==> flow/design.v <==
`timescale 1ns/10ps
module ELA(clk, rst, ready, in_data, data_rd, req, wen, addr, data_wr, done);
	input				clk;
	input				rst;
	input				ready;
	input		[7:0]	in_data;
	input		[7:0]	data_rd;
	output reg			req;
	output reg			wen;
	output reg	[12:0]	addr;
	output reg	[7:0]	data_wr;
	output reg			done;
localparam IDLE = 3'd0, LOAD = 3'd1, OUT_PINK = 3'd2, OUT_BLUE = 3'd3, FINISH = 3'd4;
reg [2:0] state, next_state;
reg [5:0] count_row;
reg [6:0] count_column;
reg [7:0] U [0:127];	 
reg [7:0] L [0:127];	 
reg [7:0] D1, D2, D3;
integer i;
wire last_col = (count_column == 7'd127);
wire shift_in = (state == LOAD) || (state == OUT_PINK && !last_col);
wire rotate   = (state == OUT_BLUE);
function [7:0] avg;
	input [7:0] a, b;
	reg [8:0] s;
	begin
		s = {1'b0, a} + {1'b0, b};
		avg = s[8:1];
	end
endfunction
function [7:0] absd;
	input [7:0] a, b;
	begin
		absd = (a >= b) ? a - b : b - a;
	end
endfunction
always @(*) begin
	next_state = state;
	case(state)
		IDLE:     if(ready) next_state = LOAD;
		LOAD:     next_state = OUT_PINK;
		OUT_PINK: if(last_col) next_state = (count_row < 6'd2) ? LOAD : OUT_BLUE;
		OUT_BLUE: if(last_col) next_state = (count_row == 6'd32) ? FINISH : LOAD;
		default:  next_state = state;
	endcase
end
always @(posedge clk or posedge rst) begin
	if(rst) begin
		state <= IDLE;
		count_row <= 6'd0;
		count_column <= 7'd0;
	end
	else begin
		state <= next_state;
		if(state == LOAD)
			count_row <= count_row + 6'd1;
		if(state == OUT_PINK || state == OUT_BLUE)
			count_column <= count_column + 7'd1;
		else
			count_column <= 7'd0;
	end
end
always @(posedge clk) begin
	if(shift_in || rotate) begin
		for(i = 0; i < 127; i = i + 1) begin
			U[i] <= U[i + 1];
			L[i] <= L[i + 1];
		end
		U[127] <= rotate ? U[0] : L[0];
		L[127] <= rotate ? L[0] : in_data;
	end
	if(rotate) begin
		D1 <= absd(U[0], L[2]);
		D2 <= absd(U[1], L[1]);
		D3 <= absd(U[2], L[0]);
	end
end
reg [7:0] x, y, a, b, m, blue;
always @(*) begin
	x = U[0];
	y = L[0];
	if((D2 <= D1) && (D2 <= D3)) begin
		a = U[0]; b = L[0];
	end
	else if((D1 <= D2) && (D1 <= D3)) begin
		a = U[127]; b = L[1];
	end
	else begin
		a = U[1]; b = L[127];
	end
	if(count_column == 7'd0 || last_col) begin
		a = U[0]; b = L[0];
	end
	m = avg(a, b);
	if(((x >= m) && (x < y)) || ((x < m) && (x >= y)))
		blue = x;
	else if(((y >= m) && (y < x)) || ((y < m) && (y >= x)))
		blue = y;
	else
		blue = m;
end
always @(*) begin
	req = (state == LOAD);
	wen = (state == OUT_PINK) || (state == OUT_BLUE);
	done = (state == FINISH);
	addr = 13'd0;
	data_wr = 8'd0;
	if(state == OUT_PINK) begin
		addr = {count_row[4:0] - 5'd1, 1'b0, count_column};
		data_wr = L[127];
	end
	else if(state == OUT_BLUE) begin
		addr = {count_row[4:0] - 5'd2, 1'b1, count_column};
		data_wr = blue;
	end
end
endmodule
# --- From RTL to reports: ELA ---
# Each step is given for the RTL above and for the edited RTL.
# "orig" refers to lines of the RTL above, "edited" to lines of the edited file.
# "diff" is "edited" less "orig", of the values as shown; "rel_change_pct" is that difference over "orig", in percent.
# Operators: Yosys type, input widths -> output width; for muxes data width and select width s.
# Cell names lack the library's common part.
setup:
  design: "ELA"
  clock_port: "clk"
  lib: "sky130hd"
  pvt_corner: "tt_025C_1v80"

# --- The edit ---
# Unified diff, file above to edited file.
# A script made this edit. It changes what the design does and was not meant as an optimisation.
# begin of diff
@@ -41,5 +41,5 @@
 		IDLE:     if(ready) next_state = LOAD;
 		LOAD:     next_state = OUT_PINK;
-		OUT_PINK: if(last_col) next_state = (count_row < 6'd2) ? LOAD : OUT_BLUE;
+		OUT_PINK: if(last_col) next_state = (count_row == 6'd2) ? LOAD : OUT_BLUE;
 		OUT_BLUE: if(last_col) next_state = (count_row == 6'd32) ? FINISH : LOAD;
 		default:  next_state = state;
# end of diff

# --- Elaborated design ---
# Yosys after proc, flatten, opt, wreduce and memory -nomap, before mapping. Print and check cells are not counted. Equal cells are merged and count once.
classes:
  columns: ["item", "orig", "edited", "diff", "rel_change_pct"]
  rows:
  - ["addsub", 11, 11, 0, 0.00]
  - ["n_mul", 0, 0, 0, null]
  - ["shifts", 0, 0, 0, null]
  - ["n_eq", 9, 10, 1, 11.11]
  - ["bitwise", 0, 0, 0, null]
  - ["n_cmp", 16, 15, -1, -6.25]
  - ["reduce_logical", 18, 18, 0, 0.00]
  - ["n_div", 0, 0, 0, null]
  - ["mux", 24, 24, 0, 0.00]
ops:
  columns: ["operator", "orig", "edited", "diff", "rel_change_pct"]
  rows:
  - ["$lt 6x2->1 const B", 1, 0, -1, -100.00]
  - ["$eq 6x2->1 const B", 0, 1, 1, null]
# Unchanged operator kinds not shown: 28.
bits:
  columns: ["item", "orig", "edited", "diff", "rel_change_pct"]
  rows:
  - ["regBits", 2088, 2088, 0, 0.00]
  - ["mem_count", 0, 0, 0, null]
  - ["latchBits", 0, 0, 0, null]
  - ["mem_bits_ro", 0, 0, 0, null]
  - ["input_bits", 19, 19, 0, 0.00]
  - ["elab_cells", 340, 340, 0, 0.00]
  - ["ram_bits", 0, 0, 0, null]
  - ["clocked_rd_ports_x_width", 0, 0, 0, null]
  - ["out_inout_bits", 24, 24, 0, 0.00]

# --- Longest topological paths ---
# Yosys ltp: most cells in a row. Word level: on the elaborated netlist, between registers, memories and ports. Mapped: between sequential cells and ports; inverters and the memories' decode and read muxes count.
logic_depth:
  columns: ["item", "orig", "edited", "diff", "rel_change_pct"]
  rows:
  - ["word_depth", 13, 13, 0, 0.00]
  - ["ABC_AREA", "0", "0", null, null]
  - ["mapped_depth", 25, 28, 3, 12.00]
  - ["ltp_nobuf", 24, 26, 2, 8.33]

# --- After synthesis ---
# Source: synth_stat.txt of the flow (Yosys; design flattened, memories mapped). It holds for the ABC_AREA given above (unset counts as 0); a run with the other value may have another netlist.
types:
  columns: ["type", "orig", "edited", "diff", "rel_change_pct"]
  rows:
  - ["nor2_1", 57, 37, -20, -35.09]
  - ["a21oi_1", 63, 45, -18, -28.57]
  - ["inv_1", 89, 79, -10, -11.24]
  - ["mux2_2", 14, 23, 9, 64.29]
  - ["clkbuf_1", 10, 19, 9, 90.00]
  - ["o221ai_1", 8, 0, -8, -100.00]
  - ["a32oi_1", 0, 8, 8, null]
  - ["xor2_1", 11, 18, 7, 63.64]
  - ["mux2_4", 6, 0, -6, -100.00]
  - ["nor3_1", 6, 12, 6, 100.00]
  - ["o21bai_1", 8, 3, -5, -62.50]
  - ["a21o_1", 21, 25, 4, 19.05]
  - ["nor2b_1", 16, 12, -4, -25.00]
  - ["a211o_1", 5, 1, -4, -80.00]
  - ["o211ai_1", 4, 0, -4, -100.00]
  - ["o21a_1", 2, 6, 4, 200.00]
  - ["o21ai_2", 1, 5, 4, 400.00]
  - ["nand2b_1", 4, 7, 3, 75.00]
# Unchanged cell types not shown: 16.
# The list need not be complete.
synth_totals:
  columns: ["item", "orig", "edited", "diff", "rel_change_pct"]
  rows:
  - ["ff_cells", 2090, 2090, 0, 0.00]
  - ["mapped_area_um2", 67522.3, 67418.4, -103.9, -0.15]
  - ["cells", 2767, 2743, -24, -0.87]
  - ["buf_cells", 16, 23, 7, 43.75]

# --- Path before layout ---
# OpenSTA on the mapped netlist: ideal clock, no wires. The path of least setup slack (recovery checks aside). Input and output delay are each 20% of the period. Register names are those of the netlist, which keeps one name where synthesis merged equal registers.
synth_path:
  columns: ["item", "orig", "edited", "diff", "rel_change_pct"]
  rows:
  - ["path_kind", "register to register", "register to register", null, null]
  - ["start", "register state", "register state", null, null]
  - ["end", "register L[0][0]", "register L[0][0]", null, null]
  - ["required_ns", 6.899, 6.900, 0.001, 0.01]
  - ["driving_pins", 3, 3, 0, 0.00]
  - ["arrival_ns", 25.363, 25.532, 0.169, 0.67]
  - ["clock_period_ns", 8.5, 8.5, 0.0, 0.00]
  - ["delay_ns", 26.964, 27.132, 0.168, 0.62]
  - ["path_slack_ns", -18.463, -18.633, -0.170, null]
  - ["period_less_setup_slack_ns", 26.963, 27.133, 0.170, 0.63]
# "delay_ns" = arrival - input delay + setup time.
# "driving_pins": output pins that drive a net of the path, with the launching flip-flop's if there is one; two outputs of one cell count as two.
# "period_less_setup_slack_ns" = period - worst setup slack (recovery checks aside). The figure is calculated, with input and output delays left at 20% of the set period.
# Where an end lacks its bit number, it is one bit of the signal, or one of the new flip-flops if synthesis recoded a state register.
# The rows between start and end are the longest chain of elaborated cells between them; the timing report does not say that the signal goes this way. Where chains are equally long, one stands for them.
# Each line given opens the expression or statement behind the cell; cells for indexed reads and writes are added by Yosys, which also makes memories of some case tables.
synth_between_orig:
  cell_sequence: "dfrtp_1 > clkbuf_1 > or2_2"
  elab_chain_cells: 4
  cells_between: 6
  cone_classes: "eq/ne: 3; reduce/logical: 3"
synth_rtl_orig:
  columns: ["item", "line_no", "rtl"]
  rows:
  - ["start, declared", 14, "reg [2:0] state, next_state;"]
  - ["start, assigned", 50, "state <= IDLE;"]
  - ["start, assigned", 55, "state <= next_state;"]
  - ["$eq 3x2->1", 22, "wire shift_in = (state == LOAD) || (state == OUT_PINK && !last_col);"]
  - ["$logic_and 1x1->1", 22, null]
  - ["$logic_or 1x1->1", 22, null]
  - ["$logic_or 1x1->1", 65, "if(shift_in || rotate) begin"]
  - ["end, assigned", 68, "L[i] <= L[i + 1];"]
  - ["end, declared", 18, "reg [7:0] L [0:127];"]
synth_between_edited:
  cell_sequence: "dfrtp_1 > clkbuf_1 > or2_2"
  elab_chain_cells: 4
  cells_between: 6
  cone_classes: "eq/ne: 3; reduce/logical: 3"
synth_rtl_edited:
  columns: ["item", "line_no", "rtl"]
  rows:
  - ["start, declared", 14, "reg [2:0] state, next_state;"]
  - ["start, assigned", 50, "state <= IDLE;"]
  - ["start, assigned", 55, "state <= next_state;"]
  - ["$eq 3x2->1", 22, "wire shift_in = (state == LOAD) || (state == OUT_PINK && !last_col);"]
  - ["$logic_and 1x1->1", 22, null]
  - ["$logic_or 1x1->1", 22, null]
  - ["$logic_or 1x1->1", 65, "if(shift_in || rotate) begin"]
  - ["end, assigned", 68, "L[i] <= L[i + 1];"]
  - ["end, declared", 18, "reg [7:0] L [0:127];"]

# --- Worst path after layout ---
# From the final timing report of the runs of set A: the path of least setup slack in the routed layout; clock arrival at registers is part of the times.
layout_path:
  columns: ["item", "orig", "edited", "diff", "rel_change_pct"]
  rows:
  - ["path_kind", "register to output", "register to output", null, null]
  - ["start", "register D1[1]", "register D2[1]", null, null]
  - ["end", "output data_wr[1]", "output data_wr[1]", null, null]
  - ["arrival_ns", 6.31, 6.40, 0.09, 1.43]
  - ["required_ns", 6.62, 6.62, 0.00, 0.00]
  - ["clock_period_ns", 8.28, 8.28, 0.00, 0.00]
  - ["driving_pins", 28, 24, -4, -14.29]
  - ["path_slack_ns", 0.31, 0.22, -0.09, null]
# The rows between start and end are the longest chain of elaborated cells between them; the timing report does not say that the signal goes this way. Where chains are equally long, one stands for them.
layout_between_orig:
  cell_sequence: "edfxtp_1 > ha_1 > nor2b_4 > o211ai_4 > a21oi_2 > o22ai_4 > nand2_2 > buf_4 > nor2_1 > a21oi_1 > a21oi_2 > ha_1 > a21o_1 > a21oi_1 > xor2_1 > ha_1 > o21a_1 > o21ai_1 > or2b_2 > a41oi_2 > a211o_1 > o211ai_2 > mux2i_4 > buf_6 > mux2_4 > o221ai_4 > buf_4 > dlygate4sd2_1"
  elab_chain_cells: 13
  cells_between: 26
  cone_lines: 8
  cone_classes: "add/sub: 1; compare: 7; mux: 10; reduce/logical: 8"
layout_rtl_orig:
  columns: ["item", "line_no", "rtl"]
  rows:
  - ["start, declared", 19, "reg [7:0] D1, D2, D3;"]
  - ["start, assigned", 74, "D1 <= absd(U[0], L[2]);"]
  - ["$le 8x8->1", 86, "else if((D1 <= D2) && (D1 <= D3)) begin"]
  - ["$logic_and 1x1->1", 86, null]
  - ["$mux 8", 86, null]
  - ["$mux 8", 83, "if((D2 <= D1) && (D2 <= D3)) begin"]
  - ["$mux 8", 92, "if(count_column == 7'd0 || last_col) begin"]
  - ["$add 8x8->9", 28, "s = {1'b0, a} + {1'b0, b};"]
  - ["$ge 8x8->1", 98, "else if(((y >= m) && (y < x)) || ((y < m) && (y >= x)))"]
  - ["$logic_and 1x1->1", 98, null]
  - ["$logic_or 1x1->1", 98, null]
  - ["$mux 8", 98, null]
  - ["$mux 8", 96, "if(((x >= m) && (x < y)) || ((x < m) && (x >= y)))"]
  - ["$mux 8", 113, "else if(state == OUT_BLUE) begin"]
  - ["$mux 8", 109, "if(state == OUT_PINK) begin"]
  - ["end, declared", 11, "output reg [7:0] data_wr;"]
layout_between_edited:
  cell_sequence: "edfxtp_1 > ha_1 > and4b_1 > a211oi_2 > o221a_2 > o22ai_4 > nand3_4 > buf_4 > nand2_1 > o21ai_0 > ha_1 > and2_4 > nand3_2 > or4_4 > a211o_1 > and3_4 > xor2_2 > a2111o_1 > a21oi_2 > mux2i_2 > buf_4 > mux2_2 > o21ai_4 > buf_6"
  elab_chain_cells: 13
  cells_between: 26
  cone_lines: 8
  cone_classes: "add/sub: 1; compare: 7; mux: 10; reduce/logical: 8"
layout_rtl_edited:
  columns: ["item", "line_no", "rtl"]
  rows:
  - ["start, declared", 19, "reg [7:0] D1, D2, D3;"]
  - ["start, assigned", 75, "D2 <= absd(U[1], L[1]);"]
  - ["$le 8x8->1", 86, "else if((D1 <= D2) && (D1 <= D3)) begin"]
  - ["$logic_and 1x1->1", 86, null]
  - ["$mux 8", 86, null]
  - ["$mux 8", 83, "if((D2 <= D1) && (D2 <= D3)) begin"]
  - ["$mux 8", 92, "if(count_column == 7'd0 || last_col) begin"]
  - ["$add 8x8->9", 28, "s = {1'b0, a} + {1'b0, b};"]
  - ["$ge 8x8->1", 98, "else if(((y >= m) && (y < x)) || ((y < m) && (y >= x)))"]
  - ["$logic_and 1x1->1", 98, null]
  - ["$logic_or 1x1->1", 98, null]
  - ["$mux 8", 98, null]
  - ["$mux 8", 96, "if(((x >= m) && (x < y)) || ((x < m) && (x >= y)))"]
  - ["$mux 8", 113, "else if(state == OUT_BLUE) begin"]
  - ["$mux 8", 109, "if(state == OUT_PINK) begin"]
  - ["end, declared", 11, "output reg [7:0] data_wr;"]

# --- Measured runs ---
# Both versions went through the flow (Yosys, OpenROAD) with the same settings in each pair. Constraints: input delay and output delay 20% of the set period each, output load 0.01 pF.
flow_settings_set_A:
  CORE_UTILIZATION: 40
  period_ns: 8.28
  CAP_MARGIN: 20
  CORE_MARGIN: 2
  SLEW_MARGIN: 20
measured_set_A:
  columns: ["item", "orig", "edited", "diff", "rel_change_pct"]
  rows:
  - ["final_stdcell_area_um2", 77240.3, 77114.0, -126.3, -0.16]
  - ["ys_area_um2", 67522.3, 67418.4, -103.9, -0.15]
  - ["utilization_pct", 46.1, 46.1, 0.0, null]
  - ["die_footprint_um2", 172109.0, 171848.0, -261.0, -0.15]
  - ["timing.achieved_period_ns", 7.965, 8.057, 0.092, 1.16]
  - ["fin_hold_ws_ns", 0.399, 0.380, -0.019, null]
  - ["total_negative_slack_ns", 0.000, 0.000, 0.000, null]
  - ["setup_worst_slack_ns", 0.315, 0.223, -0.092, null]
  - ["power_total_mw", 19.807, 20.041, 0.234, 1.18]
flow_settings_set_B:
  ABC_AREA: 1
  CAP_MARGIN: 15
  CELL_PAD_IN_SITES_GLOBAL_PLACEMENT: 0
  CORE_ASPECT_RATIO: 0.61
  CORE_MARGIN: 7
  CORE_UTILIZATION: 40
  CTS_CLUSTER_SIZE: 37
  GPL_ROUTABILITY_DRIVEN: 1
  GPL_TIMING_DRIVEN: 0
  HOLD_SLACK_MARGIN: -0.07
  SETUP_SLACK_MARGIN: -0.47
  period_ns: 9.06
  SLEW_MARGIN: 20
measured_set_B:
  columns: ["item", "orig", "edited", "diff", "rel_change_pct"]
  rows:
  - ["final_stdcell_area_um2", 77135.2, 76940.0, -195.2, -0.25]
  - ["ys_area_um2", 67442.2, 67430.9, -11.3, -0.02]
  - ["utilization_pct", 46.1, 46.0, -0.1, null]
  - ["die_footprint_um2", 180651.0, 180622.0, -29.0, -0.02]
  - ["timing.achieved_period_ns", 8.975, 8.572, -0.403, -4.49]
  - ["fin_hold_ws_ns", 0.371, 0.378, 0.007, null]
  - ["total_negative_slack_ns", 0.000, 0.000, 0.000, null]
  - ["setup_worst_slack_ns", 0.085, 0.488, 0.403, null]
  - ["power_total_mw", 17.921, 18.774, 0.853, 4.76]
# "timing.achieved_period_ns" = clock period - worst setup slack. The figure is calculated, with input and output delays left at 20% of the set period.
# "power_total_mw" rests on the timing tool's default activity at the inputs, not on a simulated workload.
